==> flow/design.v <==
module debounce(btn,clk,btn_pulse);
    parameter times=5000;
    input btn,clk;
    output reg btn_pulse;
    reg [12:0] N;		     
    always@(posedge clk) begin
        if (btn_pulse) begin
            if (btn==0&&N>0) begin
                N<=N-1;
            end
            else if(btn==0&&N==0) begin
                N<=0;
                btn_pulse<=0;
            end
            else begin
                N<=5000;
            end
        end
        else begin
            if (btn&&N<times) begin
                N<=N+1;
            end
            else if(btn&&N==times) begin
                N<=N;
                btn_pulse<=1;
            end
            else begin
                N<=0;
            end
        end
    end
endmodule
module rand_gen (clk,sw7,out);
    input clk,sw7;
    output reg [6:0] out;
    reg [31:0] state;
    always @(posedge clk) begin
        if (!sw7) begin
            state <= 0;
        end
        else begin
            state <= state * 32'h343fd + 32'h269EC3;
        end
        out <= (state >> 16) & 16'h7fff;
    end
endmodule
module segment (seg_data,seg_led);
    input [3:0] seg_data;
    output [7:0] seg_led;
    reg [7:0] seg_led_r;
    always @(*) begin
        case (seg_data)
            4'd0: seg_led_r = 8'h3f;
            4'd1: seg_led_r = 8'h06;
            4'd2: seg_led_r = 8'h5b;
            4'd3: seg_led_r = 8'h4f;
            4'd4: seg_led_r = 8'h66;
            4'd5: seg_led_r = 8'h6d;
            4'd6: seg_led_r = 8'h7d;
            4'd7: seg_led_r = 8'h07;
            4'd8: seg_led_r = 8'h7f;
            4'd9: seg_led_r = 8'h6f;
            default: seg_led_r = 8'h00;
        endcase
    end
    assign seg_led = seg_led_r;
endmodule
module countdown(clk,countdown_times,leave_times,sw7,game_state,countdown_state);
    input clk,sw7;
    input [1:0] game_state;
    input [4:0] countdown_times;
    output reg [4:0] leave_times;
    output reg [1:0] countdown_state;
    reg [19:0] second;           
    always @(posedge clk) begin
        if (!sw7) begin
            leave_times<=0;
            countdown_state<=0;
            second<=0;
        end
        else begin
            if (game_state==1) begin
                if (countdown_state==0) begin
                    leave_times<=countdown_times;
                    countdown_state<=1;
                end
                else begin
                    if (second==999999) begin
                        if (leave_times>1) begin
                            leave_times<=leave_times-1;
                            second<=0;
                        end
                        else begin
                            countdown_state<=2;
                            leave_times<=0;
                            second<=0;
                        end
                    end
                    else begin
                        second<=second+1;
                    end
                end
            end
            else if (game_state==2) begin
                if(countdown_state==2) begin
                    leave_times<=countdown_times;
                    countdown_state<=3;
                end
                else begin
                    if (second==999999) begin
                        if (leave_times>1) begin
                            leave_times<=leave_times-1;
                            second<=0;
                        end
                        else begin
                            countdown_state<=0;
                            leave_times<=0;
                            second<=0;
                        end
                    end
                    else begin
                        second<=second+1;
                    end
                end
            end
            else begin
                leave_times<=0;
                countdown_state<=0;
                second<=0;
            end
        end
    end
endmodule
module disp(clk,sw7,game_state,leave_times,seg_cat,seg_led,user_defined_cdtime);
    input clk;
    input sw7;
    input [4:0] leave_times;
    input [1:0] game_state;
    input [4:0] user_defined_cdtime;
    output reg [7:0] seg_cat;
    output [7:0] seg_led;
    reg [3:0] num [0:1];     
    always @(posedge clk) begin
        if (!sw7) begin
            num[0]<=15;
            num[1]<=15;
            seg_cat<=8'b11111111;
        end
        else begin
            if(game_state==0) begin
                if (seg_cat==8'b11111111) begin
                    seg_cat<=8'b11111110;
                end
                else begin
                    if (user_defined_cdtime>=30) begin
                        num[1]<=3;
                        num[0]<=0;
                    end
                    else if (user_defined_cdtime>=20) begin
                        num[1]<=2;
                        num[0]<=user_defined_cdtime-20;
                    end
                    else if (user_defined_cdtime>=10) begin
                        num[1]<=1;
                        num[0]<=user_defined_cdtime-10;
                    end
                    else begin
                        num[1]<=0;
                        num[0]<=user_defined_cdtime;
                    end
                    if (seg_cat==8'b11111110) begin
                        seg_cat<=8'b11111101;
                    end
                    else if(seg_cat==8'b11111101) begin
                        seg_cat<=8'b11111110;
                    end
                    else begin
                        seg_cat<=8'b11111111;
                    end
                end
            end
            else if (game_state==1||game_state==2) begin
                if (seg_cat==8'b11111111) begin
                    seg_cat<=8'b11111110;
                end
                else begin
                    if (leave_times-1>=20) begin
                        num[1]<=2;
                        num[0]<=leave_times-21;
                    end
                    else if (leave_times-1>=10) begin
                        num[1]<=1;
                        num[0]<=leave_times-11;
                    end
                    else begin
                        num[1]<=0;
                        num[0]<=leave_times-1;
                    end
                    if (seg_cat==8'b11111110) begin
                        seg_cat<=8'b11111101;
                    end
                    else if(seg_cat==8'b11111101) begin
                        seg_cat<=8'b11111110;
                    end
                    else begin
                        seg_cat<=8'b11111111;
                    end
                end
            end
            else begin
                num[0]<=15;
                num[1]<=15;
                seg_cat<=8'b11111111;
            end
        end
    end
    segment segment1(
                .seg_data(num[seg_cat[0]]),
                .seg_led(seg_led)
            );
endmodule
module music(clk,sw7,buzzer,success,music_state,game_state,leave_times);
    input clk,sw7,success;
    input [4:0] leave_times;
    input [1:0] game_state;
    output reg buzzer;
    output reg [1:0] music_state;
    reg [10:0] per;
    reg [6:0] cnt0;
    reg [16:0] time_cnt;
    reg [11:0] one_cnt;
    reg di;
    localparam
        A2 = 110,
        A2_ = 117,
        B2 = 123,
        C3 = 131,
        C3_ = 139,
        D3 = 147,
        D3_ = 156,
        E3 = 165,
        F3 = 175,
        F3_ = 185,
        G3 = 196,
        G3_ = 208,
        A3 = 220,
        A3_ = 233,
        B3 = 247,
        C4 = 262,
        C4_ = 277,
        D4 = 294,
        D4_ = 311,
        E4 = 330,
        F4 = 349,
        F4_ = 370,
        G4 = 392,
        G4_ = 415,
        A4 = 440,
        A4_ = 466,
        B4 = 494,
        C5 = 522,
        C5_ = 554,
        D5 = 587,
        D5_ = 622,
        E5 = 659,
        F5 = 698,
        F5_ = 740,
        G5 = 784,
        G5_ = 831,
        A5 = 880,
        A5_ = 932,
        B5 = 988,
        C6 = 1047;
    always @(posedge clk) begin
        if (!sw7) begin
            per<=0;
            cnt0<=0;
            time_cnt<=0;
            one_cnt<=0;
            music_state<=0;
            buzzer<=0;
            di<=0;
        end
        else
        if (game_state==2) begin
            if (di==1) begin
                if (one_cnt<958) begin
                    one_cnt<=one_cnt+1;
                end
                else begin
                    one_cnt<=0;
                    buzzer<=!buzzer;
                end
                if (per<=1023) begin
                    if (cnt0<121) begin
                        cnt0<=cnt0+1;
                    end
                    else begin
                        cnt0<=0;
                        per<=per+1;
                    end
                end
                else begin
                    buzzer<=0;
                    one_cnt<=0;
                    per<=0;
                    cnt0<=0;
                    di<=0;
                end
            end
            else begin
                if (one_cnt<15+leave_times*43) begin
                    if(per<999) begin
                        per<=per+1;
                    end
                    else begin
                        per<=0;
                        one_cnt<=one_cnt+1;
                    end
                end
                else begin
                    one_cnt<=0;
                    per<=0;
                    di<=1;
                end
            end
        end
        else if (game_state==3) begin
            if (music_state==0) begin
                music_state<=1;
                one_cnt<=0;
                time_cnt<=0;
                buzzer<=0;
                per<=0;
                cnt0<=0;
            end
            else begin
                if (success==1) begin
                    case (cnt0)
                        0:
                            per=G3;
                        1:
                            per=G3;
                        2:
                            per=G3;
                        3:
                            per=C4;
                        4:
                            per=C4;
                        5:
                            per=E4;
                        6:
                            per=E4;
                        7:
                            per=E4;
                        8:
                            per=G4;
                        9:
                            per=G4;
                        10:
                            per=G4;
                        11:
                            per=C5;
                        12:
                            per=C5;
                        13:
                            per=E5;
                        14:
                            per=E5;
                        15:
                            per=E5;
                        16:
                            per=G5;
                        17:
                            per=G5;
                        18:
                            per=G5;
                        19:
                            per=G5;
                        20:
                            per=G5;
                        21:
                            per=G5;
                        22:
                            per=G5;
                        23:
                            per=G5;
                        24:
                            per=E5;
                        25:
                            per=E5;
                        26:
                            per=E5;
                        27:
                            per=E5;
                        28:
                            per=E5;
                        29:
                            per=E5;
                        30:
                            per=E5;
                        31:
                            per=E5;
                        32:
                            per=G3_;
                        33:
                            per=G3_;
                        34:
                            per=G3_;
                        35:
                            per=C4;
                        36:
                            per=C4;
                        37:
                            per=D4_;
                        38:
                            per=D4_;
                        39:
                            per=D4_;
                        40:
                            per=G4_;
                        41:
                            per=G4_;
                        42:
                            per=G4_;
                        43:
                            per=C5;
                        44:
                            per=C5;
                        45:
                            per=D5_;
                        46:
                            per=D5_;
                        47:
                            per=D5_;
                        48:
                            per=A5_;
                        49:
                            per=A5_;
                        50:
                            per=A5_;
                        51:
                            per=A5_;
                        52:
                            per=A5_;
                        53:
                            per=A5_;
                        54:
                            per=A5_;
                        55:
                            per=A5_;
                        56:
                            per=D5_;
                        57:
                            per=D5_;
                        58:
                            per=D5_;
                        59:
                            per=D5_;
                        60:
                            per=D5_;
                        61:
                            per=D5_;
                        62:
                            per=D5_;
                        63:
                            per=D5_;
                        64:
                            per=A3_;
                        65:
                            per=A3_;
                        66:
                            per=A3_;
                        67:
                            per=D4;
                        68:
                            per=D4;
                        69:
                            per=F4;
                        70:
                            per=F4;
                        71:
                            per=F4;
                        72:
                            per=A4_;
                        73:
                            per=A4_;
                        74:
                            per=A4_;
                        75:
                            per=D5;
                        76:
                            per=D5;
                        77:
                            per=F5;
                        78:
                            per=F5;
                        79:
                            per=F5;
                        80:
                            per=A5_;
                        81:
                            per=A5_;
                        82:
                            per=A5_;
                        83:
                            per=A5_;
                        84:
                            per=A5_;
                        85:
                            per=A5_;
                        86:
                            per=A5_;
                        87:
                            per=A5_;
                        88:
                            per=A5_;
                        89:
                            per=A5_;
                        90:
                            per=A5_;
                        91:
                            per=A5_;
                        92:
                            per=A5_;
                        93:
                            per=A5_;
                        94:
                            per=A5_;
                        95:
                            per=A5_;
                        96:
                            per=C6;
                        97:
                            per=C6;
                        98:
                            per=C6;
                        99:
                            per=C6;
                        100:
                            per=C6;
                        101:
                            per=C6;
                        102:
                            per=C6;
                        103:
                            per=C6;
                        104:
                            per=C6;
                        105:
                            per=C6;
                        106:
                            per=C6;
                        107:
                            per=C6;
                        108:
                            per=C6;
                        109:
                            per=C6;
                        110:
                            per=C6;
                        111:
                            per=C6;
                        default: begin
                            music_state<=2;
                        end
                    endcase
                end
                else begin
                    case (cnt0)
                        0:
                            per=C5;
                        1:
                            per=C5;
                        2:
                            per=C5;
                        3:
                            per=C5;
                        4:
                            per=C5;
                        5:
                            per=G4;
                        6:
                            per=G4;
                        7:
                            per=G4;
                        8:
                            per=G4;
                        9:
                            per=G4;
                        10:
                            per=E4;
                        11:
                            per=E4;
                        12:
                            per=E4;
                        13:
                            per=E4;
                        14:
                            per=A4;
                        15:
                            per=A4;
                        16:
                            per=B4;
                        17:
                            per=B4;
                        18:
                            per=A4;
                        19:
                            per=A4;
                        20:
                            per=G4_;
                        21:
                            per=G4_;
                        22:
                            per=A4_;
                        23:
                            per=A4_;
                        24:
                            per=G4_;
                        25:
                            per=G4_;
                        26:
                            per=E4;
                        27:
                            per=E4;
                        28:
                            per=D4;
                        29:
                            per=D4;
                        30:
                            per=E4;
                        31:
                            per=E4;
                        32:
                            per=E4;
                        33:
                            per=E4;
                        34:
                            per=E4;
                        35:
                            per=E4;
                        36:
                            per=E4;
                        37:
                            per=E4;
                        default: begin
                            music_state<=2;
                        end
                    endcase
                end
                if (time_cnt<=120000-success*60000-1) begin
                    time_cnt<=time_cnt+1;
                    if(one_cnt*per<=500000) begin
                        one_cnt<=one_cnt+1;
                    end
                    else begin
                        one_cnt<=0;
                        buzzer<=!buzzer;
                    end
                end
                else begin
                    buzzer<=0;
                    time_cnt<=0;
                    cnt0<=cnt0+1;
                    one_cnt<=0;
                end
            end
        end
        else begin
            music_state<=0;
            buzzer<=0;
            per<=0;
            cnt0<=0;
            time_cnt<=0;
            one_cnt<=0;
        end
    end
endmodule
module cartoon (sw7,game_state,clk,green,red,row,leave_times,success);
    input [1:0] game_state;
    input success;
    input clk,sw7;
    input [4:0] leave_times;
    output [7:0] green,red;
    output reg [7:0] row;
    reg [7:0] red_cartoon [7:0];     
    reg [7:0] green_cartoon [7:0];   
    wire [7:0] scan [7:0];           
    reg [2:0] cnt;                   
    reg [20:0] times;                
    assign scan[0]=8'b11111110;
    assign scan[1]=8'b11111101;
    assign scan[2]=8'b11111011;
    assign scan[3]=8'b11110111;
    assign scan[4]=8'b11101111;
    assign scan[5]=8'b11011111;
    assign scan[6]=8'b10111111;
    assign scan[7]=8'b01111111;
    always @(posedge clk) begin
        if (!sw7) begin
            cnt<=0;
            row<=scan[0];
        end
        else begin
            cnt<=cnt+3'd1;
            row<=scan[cnt+3'd1];
        end
    end
    always @(posedge clk) begin
        if (!sw7) begin
            times<=0;
            red_cartoon[0]<=8'b00000000;
            red_cartoon[1]<=8'b00000000;
            red_cartoon[2]<=8'b00000000;
            red_cartoon[3]<=8'b00000000;
            red_cartoon[4]<=8'b00000000;
            red_cartoon[5]<=8'b00000000;
            red_cartoon[6]<=8'b00000000;
            red_cartoon[7]<=8'b00000000;
            green_cartoon[0]<=8'b00000000;
            green_cartoon[1]<=8'b00000000;
            green_cartoon[2]<=8'b00000000;
            green_cartoon[3]<=8'b00000000;
            green_cartoon[4]<=8'b00000000;
            green_cartoon[5]<=8'b00000000;
            green_cartoon[6]<=8'b00000000;
            green_cartoon[7]<=8'b00000000;
        end
        else begin 
            if (game_state==0) begin
                red_cartoon[0]<=8'b00011000;
                red_cartoon[1]<=8'b00011000;
                red_cartoon[2]<=8'b00011000;
                red_cartoon[3]<=8'b00011000;
                red_cartoon[4]<=8'b00011000;
                red_cartoon[5]<=8'b00100100;
                red_cartoon[6]<=8'b00100100;
                red_cartoon[7]<=8'b00011000;
                green_cartoon[0]<=8'b00011000;
                green_cartoon[1]<=8'b00011000;
                green_cartoon[2]<=8'b00011000;
                green_cartoon[3]<=8'b00011000;
                green_cartoon[4]<=8'b00000000;
                green_cartoon[5]<=8'b00000000;
                green_cartoon[6]<=8'b00000000;
                green_cartoon[7]<=8'b00000000;
            end
            else if (game_state==1) begin
                red_cartoon[0]<=8'b00011000;
                red_cartoon[1]<=8'b00011000;
                red_cartoon[2]<=8'b00011000;
                red_cartoon[3]<=8'b00011000;
                red_cartoon[4]<=8'b00011000;
                red_cartoon[5]<=8'b00100100;
                red_cartoon[6]<=8'b00100100;
                red_cartoon[7]<=8'b00011000;
                green_cartoon[0]<=8'b00011000;
                green_cartoon[1]<=8'b00011000;
                green_cartoon[2]<=8'b00011000;
                green_cartoon[3]<=8'b00011000;
                green_cartoon[4]<=8'b00000000;
                green_cartoon[5]<=8'b00000000;
                green_cartoon[6]<=8'b00000000;
                green_cartoon[7]<=8'b00000000;
            end
            else if (game_state==2) begin
                if (leave_times-1>=15) begin
                    red_cartoon[0]<=8'b00011000;
                    red_cartoon[1]<=8'b00011000;
                    red_cartoon[2]<=8'b00011000;
                    red_cartoon[3]<=8'b00011000;
                    red_cartoon[4]<=8'b00011000;
                    red_cartoon[5]<=8'b00100100;
                    red_cartoon[6]<=8'b00100100;
                    red_cartoon[7]<=8'b00011000;
                    green_cartoon[0]<=8'b00011000;
                    green_cartoon[1]<=8'b00011000;
                    green_cartoon[2]<=8'b00011000;
                    green_cartoon[3]<=8'b00011000;
                    green_cartoon[4]<=8'b00000000;
                    green_cartoon[5]<=8'b00000000;
                    green_cartoon[6]<=8'b00000000;
                    green_cartoon[7]<=8'b00000000;
                end
                else if (leave_times-1>=10) begin
                    red_cartoon[0]<=8'b00000000;
                    green_cartoon[0]<=8'b00000000;
                end
                else if(leave_times-1>=5) begin
                    red_cartoon[1]<=8'b00000000;
                    green_cartoon[1]<=8'b00000000;
                end
                else if (leave_times-1>0) begin
                    red_cartoon[2]<=8'b00000000;
                    green_cartoon[2]<=8'b00000000;
                end
                else begin
                    red_cartoon[3]<=8'b00000000;
                    green_cartoon[3]<=8'b00000000;
                end
                times<=0;
            end
            else if(game_state==3) begin
                green_cartoon[0]<=8'b00000000;
                green_cartoon[1]<=8'b00000000;
                green_cartoon[2]<=8'b00000000;
                green_cartoon[3]<=8'b00000000;
                green_cartoon[4]<=8'b00000000;
                green_cartoon[5]<=8'b00000000;
                green_cartoon[6]<=8'b00000000;
                green_cartoon[7]<=8'b00000000;
                if (success==1) begin
                    times<=times+1;
                    if (times<=100000) begin
                        red_cartoon[0]<=8'b00000000;
                        red_cartoon[1]<=8'b01100110;
                        red_cartoon[2]<=8'b00000000;
                        red_cartoon[3]<=8'b00000000;
                        red_cartoon[4]<=8'b00000000;
                        red_cartoon[5]<=8'b00000000;
                        red_cartoon[6]<=8'b00000000;
                        red_cartoon[7]<=8'b00000000;
                    end
                    else if(times<=200000) begin
                        red_cartoon[2]<=8'b11111111;
                    end
                    else if(times<=300000) begin
                        red_cartoon[3]<=8'b11111111;
                    end
                    else if(times<=400000) begin
                        red_cartoon[1]<=8'b00000000;
                        red_cartoon[4]<=8'b11111111;
                    end
                    else if (times<=500000) begin
                        red_cartoon[2]<=8'b00000000;
                        red_cartoon[5]<=8'b01111110;
                    end
                    else if(times<=600000) begin
                        red_cartoon[3]<=8'b00000000;
                        red_cartoon[6]<=8'b00111100;
                    end
                    else if(times<=700000) begin
                        red_cartoon[4]<=8'b00000000;
                        red_cartoon[7]<=8'b00011000;
                    end
                    else if (times<=800000) begin
                        red_cartoon[5]<=8'b00000000;
                    end
                    else if(times<=900000) begin
                        red_cartoon[6]<=8'b00000000;
                    end
                    else if(times<=1000000) begin
                        red_cartoon[7]<=8'b00000000;
                    end
                    else if(times<=1250000) begin
                        red_cartoon[0]<=8'b00000000;
                        red_cartoon[1]<=8'b01100110;
                        red_cartoon[2]<=8'b11111111;
                        red_cartoon[3]<=8'b11111111;
                        red_cartoon[4]<=8'b11111111;
                        red_cartoon[5]<=8'b01111110;
                        red_cartoon[6]<=8'b00111100;
                        red_cartoon[7]<=8'b00011000;
                    end
                    else if(times<=1500000) begin
                        red_cartoon[0]<=8'b00000000;
                        red_cartoon[1]<=8'b00000000;
                        red_cartoon[2]<=8'b00000000;
                        red_cartoon[3]<=8'b00000000;
                        red_cartoon[4]<=8'b00000000;
                        red_cartoon[5]<=8'b00000000;
                        red_cartoon[6]<=8'b00000000;
                        red_cartoon[7]<=8'b00000000;
                    end
                    else if(times<=1750000) begin
                        red_cartoon[0]<=8'b00000000;
                        red_cartoon[1]<=8'b01100110;
                        red_cartoon[2]<=8'b11111111;
                        red_cartoon[3]<=8'b11111111;
                        red_cartoon[4]<=8'b11111111;
                        red_cartoon[5]<=8'b01111110;
                        red_cartoon[6]<=8'b00111100;
                        red_cartoon[7]<=8'b00011000;
                    end
                    else if(times<=2000000) begin
                        red_cartoon[0]<=8'b00000000;
                        red_cartoon[1]<=8'b00000000;
                        red_cartoon[2]<=8'b00000000;
                        red_cartoon[3]<=8'b00000000;
                        red_cartoon[4]<=8'b00000000;
                        red_cartoon[5]<=8'b00000000;
                        red_cartoon[6]<=8'b00000000;
                        red_cartoon[7]<=8'b00000000;
                    end
                    else begin
                        times<=0;
                    end
                end
                else begin
                    if (times<=500000) begin
                        times<=times+1;
                        red_cartoon[0]<=8'b00000000;
                        red_cartoon[1]<=8'b01000000;
                        red_cartoon[2]<=8'b11110111;
                        red_cartoon[3]<=8'b01010101;
                        red_cartoon[4]<=8'b01010101;
                        red_cartoon[5]<=8'b01010101;
                        red_cartoon[6]<=8'b01010111;
                        red_cartoon[7]<=8'b00000000;
                    end
                    else if(times<=1000000) begin
                        times<=times+1;
                        red_cartoon[0]<=8'b00000000;
                        red_cartoon[1]<=8'b11000100;
                        red_cartoon[2]<=8'b00000100;
                        red_cartoon[3]<=8'b11011111;
                        red_cartoon[4]<=8'b00010101;
                        red_cartoon[5]<=8'b00011111;
                        red_cartoon[6]<=8'b01010101;
                        red_cartoon[7]<=8'b10011111;
                    end
                    else begin
                        times<=0;
                    end
                end
            end
        end
    end
    assign red=red_cartoon[cnt];
    assign green=green_cartoon[cnt];
endmodule
module boom_pro(sw7,start,clk,led,seg,sw_input,row,seg_cat,btn6,buzzer,green,red);
    input sw7,start,clk,btn6;        
    input [6:0] sw_input;            
    output buzzer;                   
    output [7:0] row,red,green;      
    output [7:0] seg_cat;            
    output [7:0] seg;                
    output reg [6:0] led;            
    reg [1:0] ps_input_times;        
    reg success;                     
    reg [6:0] password;              
    reg [1:0] game_state;            
    reg [4:0] countdown_times;       
    reg [4:0] user_defined_cdtime;   
    reg btn6_before;                 
    wire [4:0] leave_times;          
    wire [1:0] music_state;          
    wire [1:0] countdown_state;      
    wire [6:0] changing_pw;          
    wire btn6_pulse;                 
    wire start_pulse;                
    always @(posedge clk) begin
        if (!sw7) begin
            btn6_before<=0;
            user_defined_cdtime<=0;
            ps_input_times<=0;
            led<=0;
            success<=0;
            game_state<=0;
            password<=0;
            countdown_times<=0;
            user_defined_cdtime<=0;
        end
        else begin
            if (game_state==0) begin
                if (start_pulse) begin
                    success<=0;
                    btn6_before<=0;
                    game_state<=1;
                    countdown_times<=5;
                    password<=changing_pw;
                end
                if (sw_input[6]==1) begin
                    if (sw_input[4:0]>30) begin
                        user_defined_cdtime<=30;
                    end
                    else begin
                        user_defined_cdtime<=sw_input[4:0];
                    end
                end
                else begin
                    user_defined_cdtime<=20;
                end
            end
            else if (game_state==1) begin
                led<=password;
                if (countdown_state==2&&leave_times==0) begin
                    countdown_times<=user_defined_cdtime;
                    game_state<=2;
                    led<=0;
                end
            end
            else if (game_state==2) begin
                led<=sw_input;
                if (ps_input_times<2) begin
                    if (btn6_pulse==1&&btn6_before==0) begin
                        if (sw_input==password) begin
                            game_state<=3;
                            success<=1;
                            led<=0;
                        end
                        else begin
                            ps_input_times<=ps_input_times+1;
                        end
                    end
                    if (countdown_state==0&&leave_times==0) begin
                        game_state<=3;
                        success<=0;
                        led<=0;
                    end
                end
                else begin
                    game_state<=3;
                    success<=0;
                    led<=0;
                end
                btn6_before<=btn6_pulse;
            end
            else if (game_state==3) begin
                if (music_state==2) begin
                    game_state<=0;
                    success<=0;
                    password<=0;
                    countdown_times<=0;
                    ps_input_times<=0;
                end
            end
        end
    end
    debounce debounce1(
                 .btn(start),
                 .clk(clk),
                 .btn_pulse(start_pulse));
    debounce debounce2(
                 .btn(btn6),
                 .clk(clk),
                 .btn_pulse(btn6_pulse));
    rand_gen rand1(
             .clk(clk),
             .sw7(sw7),
             .out(changing_pw));
    disp disp1(
             .clk(clk),
             .sw7(sw7),
             .leave_times(leave_times),
             .user_defined_cdtime(user_defined_cdtime),
             .game_state (game_state),
             .seg_cat(seg_cat),
             .seg_led(seg));
    countdown countdown1(
                  .clk(clk),
                  .sw7(sw7),
                  .game_state(game_state),
                  .countdown_times(countdown_times),
                  .leave_times(leave_times),
                  .countdown_state(countdown_state));
    music music1(
              .clk(clk),
              .sw7(sw7),
              .success(success),
              .game_state(game_state),
              .leave_times(leave_times),
              .buzzer(buzzer),
              .music_state(music_state));
    cartoon cartoon1(
                .game_state(game_state),
                .success(success),
                .clk(clk),
                .sw7(sw7),
                .leave_times(leave_times),
                .green(green),
                .red(red),
                .row(row)
            );
endmodule
Tool chain data of boom_pro
What the tools print for boom_pro, step after step. Lines are those of the file above, counted from 1. Cell names lack the library's common part. The mark n/a stands for no value.

Top module: boom_pro. Clock port: clk. Cell library: sky130hd. Corner: tt_025C_1v80.

Elaborated design
Counts by Yosys on the flattened word-level netlist (proc, flatten, opt, wreduce). Print and check cells are left out. Cells with the same type and inputs are merged into one. Yosys's memory passes give these memory sizes; they may raise the number of words (mostly to a power of two), join words into wider ones and drop unused or constant bits.

Under bitwise operators stands 8. The entry for add/subtract/negate cells reads 21. The entry for reduce/logical cells reads 108. Under magnitude comparators stands 36. Under divide/modulo/power cells stands 0. Multipliers: 4. Under shift operators stands 0. For equal/unequal tests the number is 261. For muxes and demuxes the number is 364.

Operator list (number): 8-bit two-way mux (158); 32-bit by 18-bit multiplier with 32-bit output (second input constant) (1); 21-bit two-way mux (19); 7-bit equality test (second input constant) (48); 12-bit by 11-bit multiplier with 23-bit output (1); 7-bit by 6-bit equality test with 1-bit output (second input constant) (32); 11-bit case mux with 19-bit select (1); 5-bit two-way mux (35); 6-bit by 2-bit != test with 1-bit output (second input constant) (24); 11-bit two-way mux (13); 7-bit two-way mux (20); 13-bit two-way mux (10); 8-bit case mux with 8-bit select (2); 8-bit by 2-bit != test with 1-bit output (second input constant) (15); 12-bit two-way mux (10); 112-bit OR reduction (1); 7-bit by 2-bit != test with 1-bit output (second input constant) (16); 7-bit by 5-bit equality test with 1-bit output (second input constant) (16); 21-bit by 20-bit <= comparator with 1-bit output (second input constant) (5); 13-bit AND reduction (8); 20-bit two-way mux (5); 11-bit AND reduction (8); 11-bit case mux with 8-bit select (1); 21-bit <= comparator (second input constant) (4); 5-bit by 2-bit != test with 1-bit output (second input constant) (16); 32-bit by 4-bit >= comparator with 1-bit output (second input constant) (2); 4-bit two-way mux (16); 21-bit by 19-bit <= comparator with 1-bit output (second input constant) (3).

Other operator kinds: 99; their cells: 312.

Output and inout bits: 48. The entry for clocked read ports x word width reads 0. Under RAM bits stands 0. The entry for memories kept reads 1. The figure for input bits is 11. For bits in latches the number is 0. Under flip-flop bits (word level) stands 327. For memory bits (read-only) the number is 112.

Memory list: (no name shown) (words 16, bits a word 7, read ports 1, write ports 0, RTL line 52) `case (seg_data)`.

Depth
Yosys ltp: most cells in a row. Word level: on the elaborated netlist, between registers, memories and ports. Mapped: between sequential cells and ports; inverters and the memories' decode and read muxes count.

Under depth in word-level cells stands 20. ABC_AREA: 0. The figure for mapped depth is 35. The entry for mapped depth without buffers reads 29.

Synthesis result
Yosys stat after the flow's synthesis: flattened, memories mapped to cells. It holds for the ABC_AREA given above (unset counts as 0); a run with the other value may have another netlist.

Cells by type: dfxtp_1 (number 224, total area 4.48E+03 um^2); fa_1 (number 203, total area 4.06E+03 um^2); ha_1 (number 234, total area 2.93E+03 um^2); nand2_1 (number 285, total area 1.07E+03 um^2); inv_1 (number 268, total area 1.01E+03 um^2); a21oi_1 (number 183, total area 915.878 um^2); nor2_1 (number 228, total area 855.821 um^2); edfxtp_1 (number 26, total area 780.749 um^2); o21ai_0 (number 132, total area 660.634 um^2); xnor2_1 (number 63, total area 551.779 um^2); nand3_1 (number 108, total area 540.518 um^2); and2_1 (number 86, total area 538.016 um^2); xor2_1 (number 61, total area 534.262 um^2); clkbuf_1 (number 130, total area 487.968 um^2); nor3_1 (number 82, total area 410.394 um^2); and3_1 (number 42, total area 262.752 um^2); mux2i_1 (number 25, total area 250.24 um^2); a211oi_1 (number 31, total area 232.723 um^2).

Not listed: further types 87, cells in them 615.

The entry for mapped flip-flops reads 250. The entry for sequential part of the area reads 5265.0 um^2. The figure for buffers is 179. The figure for standard cells after synthesis is 3026. Cell area after synthesis: 25285.5 um^2.

By module: a second synthesis without flattening, with its own total; a netlist apart from the flattened one above.

The entry for cells (unflattened synthesis) reads 3332. The figure for area (unflattened synthesis) is 27747.9 um^2.

Each row is one instance without its submodules.

Modules: music (cells 1197, instances 1, area 9547.9 um^2); rand_gen (cells 600, instances 1, area 5801.8 um^2); cartoon (cells 729, instances 1, area 5507.8 um^2); debounce (cells 126, instances 2, area 1214.9 um^2); boom_pro (cells 178, instances 1, area 1507.7 um^2); countdown (cells 169, instances 1, area 1495.2 um^2); disp (cells 177, instances 1, area 1227.4 um^2); segment (cells 30, instances 1, area 230.2 um^2).

Worst setup path after synthesis
Source: OpenSTA report_checks on the synthesized netlist (no wires, ideal clock, input and output delay 20% of the period each), path of least setup slack; recovery checks are left aside. Register names are those of the netlist, which keeps one name where synthesis merged equal registers.

Path type: register -> register. Start: reg music1.cnt0[0]. End: reg music1.one_cnt[10]. The figure for required time is 19868 ps. Path buffers: 4. The figure for data arrival time is 7941 ps. The figure for delay of the path is 8073 ps. The entry for launch time at the first pin reads 0 ps. Period: 20000 ps. The entry for driving pins on the path reads 32. The figure for setup slack is 11927 ps. Under synthesis period reached stands 8073 ps.

"delay of the path" = arrival - input delay + setup time. "driving pins on the path": output pins that drive a net of the path, with the launching flip-flop's if there is one; two outputs of one cell count as two. "synthesis period reached" is the clock period less the worst setup slack; recovery checks do not enter. This is arithmetic on one report: input and output delays are still those of the set period (20% each). Between the ends stands the longest chain of elaborated cells between them, by number of cells; it is not shown to be the way that was timed. Of several equally long chains one is given. Each line given opens the expression or statement behind the cell; cells for indexed reads and writes are added by Yosys, which also makes memories of some case tables. At most two assigning lines are given for a register; there are more.

Path through: dfxtp_1 inv_1 ha_1 or4_1 o211a_1 or4_4 and4b_1 and2_1 buf_4 mux2i_1 a21oi_1 buf_2 and2_1 fa_1 fa_1 fa_1 fa_1 inv_1 fa_1 inv_1 ha_1 clkbuf_1 o21ai_0 o21ai_0 nor4b_1 o211ai_1 a2111oi_0 and3_1 o2111ai_2 a31oi_4 buf_6 nor3_1. Cells in the longest elaborated chain: 15. The entry for elaborated cells on any way between the ends reads 153.

Ends and longest elaborated chain, after synthesis: start, declared (RTL line 229) `reg [6:0] cnt0;`; start, assigned (RTL line 296) `cnt0<=cnt0+1;`; start, assigned (RTL line 665) `cnt0<=cnt0+1;`; 7-bit by 4-bit equality test with 1-bit output (RTL line 570) `case (cnt0)`; 14-bit OR reduction; 11-bit case mux with 8-bit select (RTL line 570); 11-bit two-way mux (RTL line 338) `if (success==1) begin`; 11-bit two-way mux (RTL line 329) `if (music_state==0) begin`; 11-bit two-way mux (RTL line 328) `else if (game_state==3) begin`; 11-bit two-way mux (RTL line 285) `if (game_state==2) begin`; 11-bit two-way mux (RTL line 275) `if (!sw7) begin`; 12-bit by 11-bit multiplier with 23-bit output (RTL line 654) `if(one_cnt*per<=500000) begin`; 32-bit by 19-bit <= comparator with 1-bit output (RTL line 654); 12-bit two-way mux (RTL line 654); 12-bit two-way mux (RTL line 652) `if (time_cnt<=120000-success*60000-1) begin`; 12-bit two-way mux (RTL line 329); 12-bit two-way mux (RTL line 328); 12-bit two-way mux (RTL line 285); end, assigned (RTL line 288) `one_cnt<=one_cnt+1;`; end, assigned (RTL line 318) `one_cnt<=one_cnt+1;`; end, declared (RTL line 231) `reg [11:0] one_cnt;`.

Timing after layout
Path of least setup slack in the final report of flow run 1 (OpenROAD, finished layout, wires in). Where an end is a register, its clock arrival counts in the times. The path's times are printed in steps of 10 ps; the period is the one set.

Path type: register -> register. Start: reg music1.cnt0[0]. End: reg music1.one_cnt[9]. Path buffers: 0. The figure for data arrival time is 10270 ps. Period: 14100 ps. The figure for required time is 14590 ps. The entry for launch time at the first pin reads 570 ps. The figure for setup slack is 4320 ps. The entry for driving pins on the path reads 27.

Between the ends stands the longest chain of elaborated cells between them, by number of cells; it is not shown to be the way that was timed. Of several equally long chains one is given. At most two assigning lines are given for a register; there are more.

Path through: dfxtp_1 inv_1 ha_1 or4_1 o211a_1 or4_4 and4b_1 and2_1 o22ai_1 nor2_1 nand2_1 fa_1 fa_1 fa_1 inv_1 fa_1 fa_1 ha_1 nand2_1 o21ai_0 nand4_1 a21oi_1 a31oi_1 xnor2_1 nor4_1 a31oi_4 nor3_1. Cells in the longest elaborated chain: 15. The entry for elaborated cells on any way between the ends reads 153.

Ends and longest elaborated chain, after layout: start, declared (RTL line 229) `reg [6:0] cnt0;`; start, assigned (RTL line 296) `cnt0<=cnt0+1;`; start, assigned (RTL line 665) `cnt0<=cnt0+1;`; 7-bit by 4-bit equality test with 1-bit output (RTL line 570) `case (cnt0)`; 14-bit OR reduction; 11-bit case mux with 8-bit select (RTL line 570); 11-bit two-way mux (RTL line 338) `if (success==1) begin`; 11-bit two-way mux (RTL line 329) `if (music_state==0) begin`; 11-bit two-way mux (RTL line 328) `else if (game_state==3) begin`; 11-bit two-way mux (RTL line 285) `if (game_state==2) begin`; 11-bit two-way mux (RTL line 275) `if (!sw7) begin`; 12-bit by 11-bit multiplier with 23-bit output (RTL line 654) `if(one_cnt*per<=500000) begin`; 32-bit by 19-bit <= comparator with 1-bit output (RTL line 654); 12-bit two-way mux (RTL line 654); 12-bit two-way mux (RTL line 652) `if (time_cnt<=120000-success*60000-1) begin`; 12-bit two-way mux (RTL line 329); 12-bit two-way mux (RTL line 328); 12-bit two-way mux (RTL line 285); end, assigned (RTL line 288) `one_cnt<=one_cnt+1;`; end, assigned (RTL line 318) `one_cnt<=one_cnt+1;`; end, declared (RTL line 231) `reg [11:0] one_cnt;`.

Subject: flow runs of boom_pro

Hi,

Below are 2 stored runs of the flow (Yosys, OpenROAD; platform sky130hd) on boom_pro, each with its settings and what was measured, unordered. Constraints: input delay and output delay 20% of the set period each, output load 0.01 pF. "reached clock period": clock period set for the run, less the worst setup slack. It is reckoned from that one timing run; input and output delays stay at 20% of the period that was set. By "time of the worst setup path" is meant the share of the clock period that the worst setup path is allowed (20% is reserved at inputs, 20% at outputs), minus its slack. Clock arrival times at its registers enter into it. "time of the worst setup path" is known to 10 ps.

Files of flow run 1:
==> flow/run.sh <==
#!/bin/bash
# the make line also repeats the synthesis and layout settings of config.mk as NAME=value (left out here)
make -C /OpenROAD-flow-scripts/flow DESIGN_CONFIG=/design/flow/config.mk WORK_HOME=/design/flow/orfs CLKGATE_MAP_FILE= finish
==> flow/config.mk <==
export PLATFORM = sky130hd
export DESIGN_NAME = boom_pro
export DESIGN_NICKNAME = boom_pro
export VERILOG_FILES = /design/flow/design.v
export SDC_FILE = /design/flow/constraint.sdc
export NUM_CORES = 4
export LEC_CHECK = 0
export CAP_MARGIN = 20
export CELL_PAD_IN_SITES_GLOBAL_PLACEMENT = 1
export CORE_MARGIN = 7
export CORE_UTILIZATION = 17
export CTS_CLUSTER_DIAMETER = 344
export GPL_ROUTABILITY_DRIVEN = 0
export GPL_TIMING_DRIVEN = 1
export MAX_ROUTING_LAYER = met4
export PLACE_DENSITY_LB_ADDON = 0.17
export SLEW_MARGIN = 20
export TNS_END_PERCENT = 55
==> flow/constraint.sdc <==
create_clock -name core_clock -period 14.1 [get_ports {clk}]
set_input_delay 2.8200 -clock core_clock [delete_from_list [all_inputs] [get_ports {clk}]]
set_output_delay 2.8200 -clock core_clock [all_outputs]
set_load 0.01 [all_outputs]

Results of flow run 1. The final utilization comes to 0.197. The measured synthesized cell area is 25285.5 um^2. The summed negative setup slack is 0 ps. The die outline area reads 159732.0 um^2. For the worst hold slack after layout the run shows 367 ps. For the reached clock period the run shows 9777 ps. The time of the worst setup path is 9780 ps. Kind of the worst setup path: register -> register. The measured setup slack of the critical path is 4323 ps. The measured standard-cell area of the final layout is 29036.6 um^2.

Files of flow run 2:
==> flow/run.sh <==
#!/bin/bash
# the make line also repeats the synthesis and layout settings of config.mk as NAME=value (left out here)
make -C /OpenROAD-flow-scripts/flow DESIGN_CONFIG=/design/flow/config.mk WORK_HOME=/design/flow/orfs CLKGATE_MAP_FILE= finish
==> flow/config.mk <==
export PLATFORM = sky130hd
export DESIGN_NAME = boom_pro
export DESIGN_NICKNAME = boom_pro
export VERILOG_FILES = /design/flow/design.v
export SDC_FILE = /design/flow/constraint.sdc
export NUM_CORES = 4
export LEC_CHECK = 0
export CAP_MARGIN = 20
export CORE_ASPECT_RATIO = 0.71
export CORE_MARGIN = 7
export CORE_UTILIZATION = 71
export CTS_CLUSTER_DIAMETER = 111
export CTS_CLUSTER_SIZE = 62
export MAX_ROUTING_LAYER = met4
export PLACE_DENSITY_LB_ADDON = 0.13
export SETUP_SLACK_MARGIN = 2.11
export SLEW_MARGIN = 20
export TNS_END_PERCENT = 10
==> flow/constraint.sdc <==
create_clock -name core_clock -period 7.72 [get_ports {clk}]
set_input_delay 1.5440 -clock core_clock [delete_from_list [all_inputs] [get_ports {clk}]]
set_output_delay 1.5440 -clock core_clock [all_outputs]
set_load 0.01 [all_outputs]

Results of flow run 2. The final utilization comes to 0.774. The measured synthesized cell area is 25285.5 um^2. The summed negative setup slack is -1259 ps. The die outline area reads 41171.5 um^2. For the worst hold slack after layout the run shows 394 ps. For the reached clock period the run shows 7836 ps. The time of the worst setup path is 7840 ps. Kind of the worst setup path: register -> register. The measured setup slack of the critical path is -116 ps. The measured standard-cell area of the final layout is 27309.9 um^2.

Regards
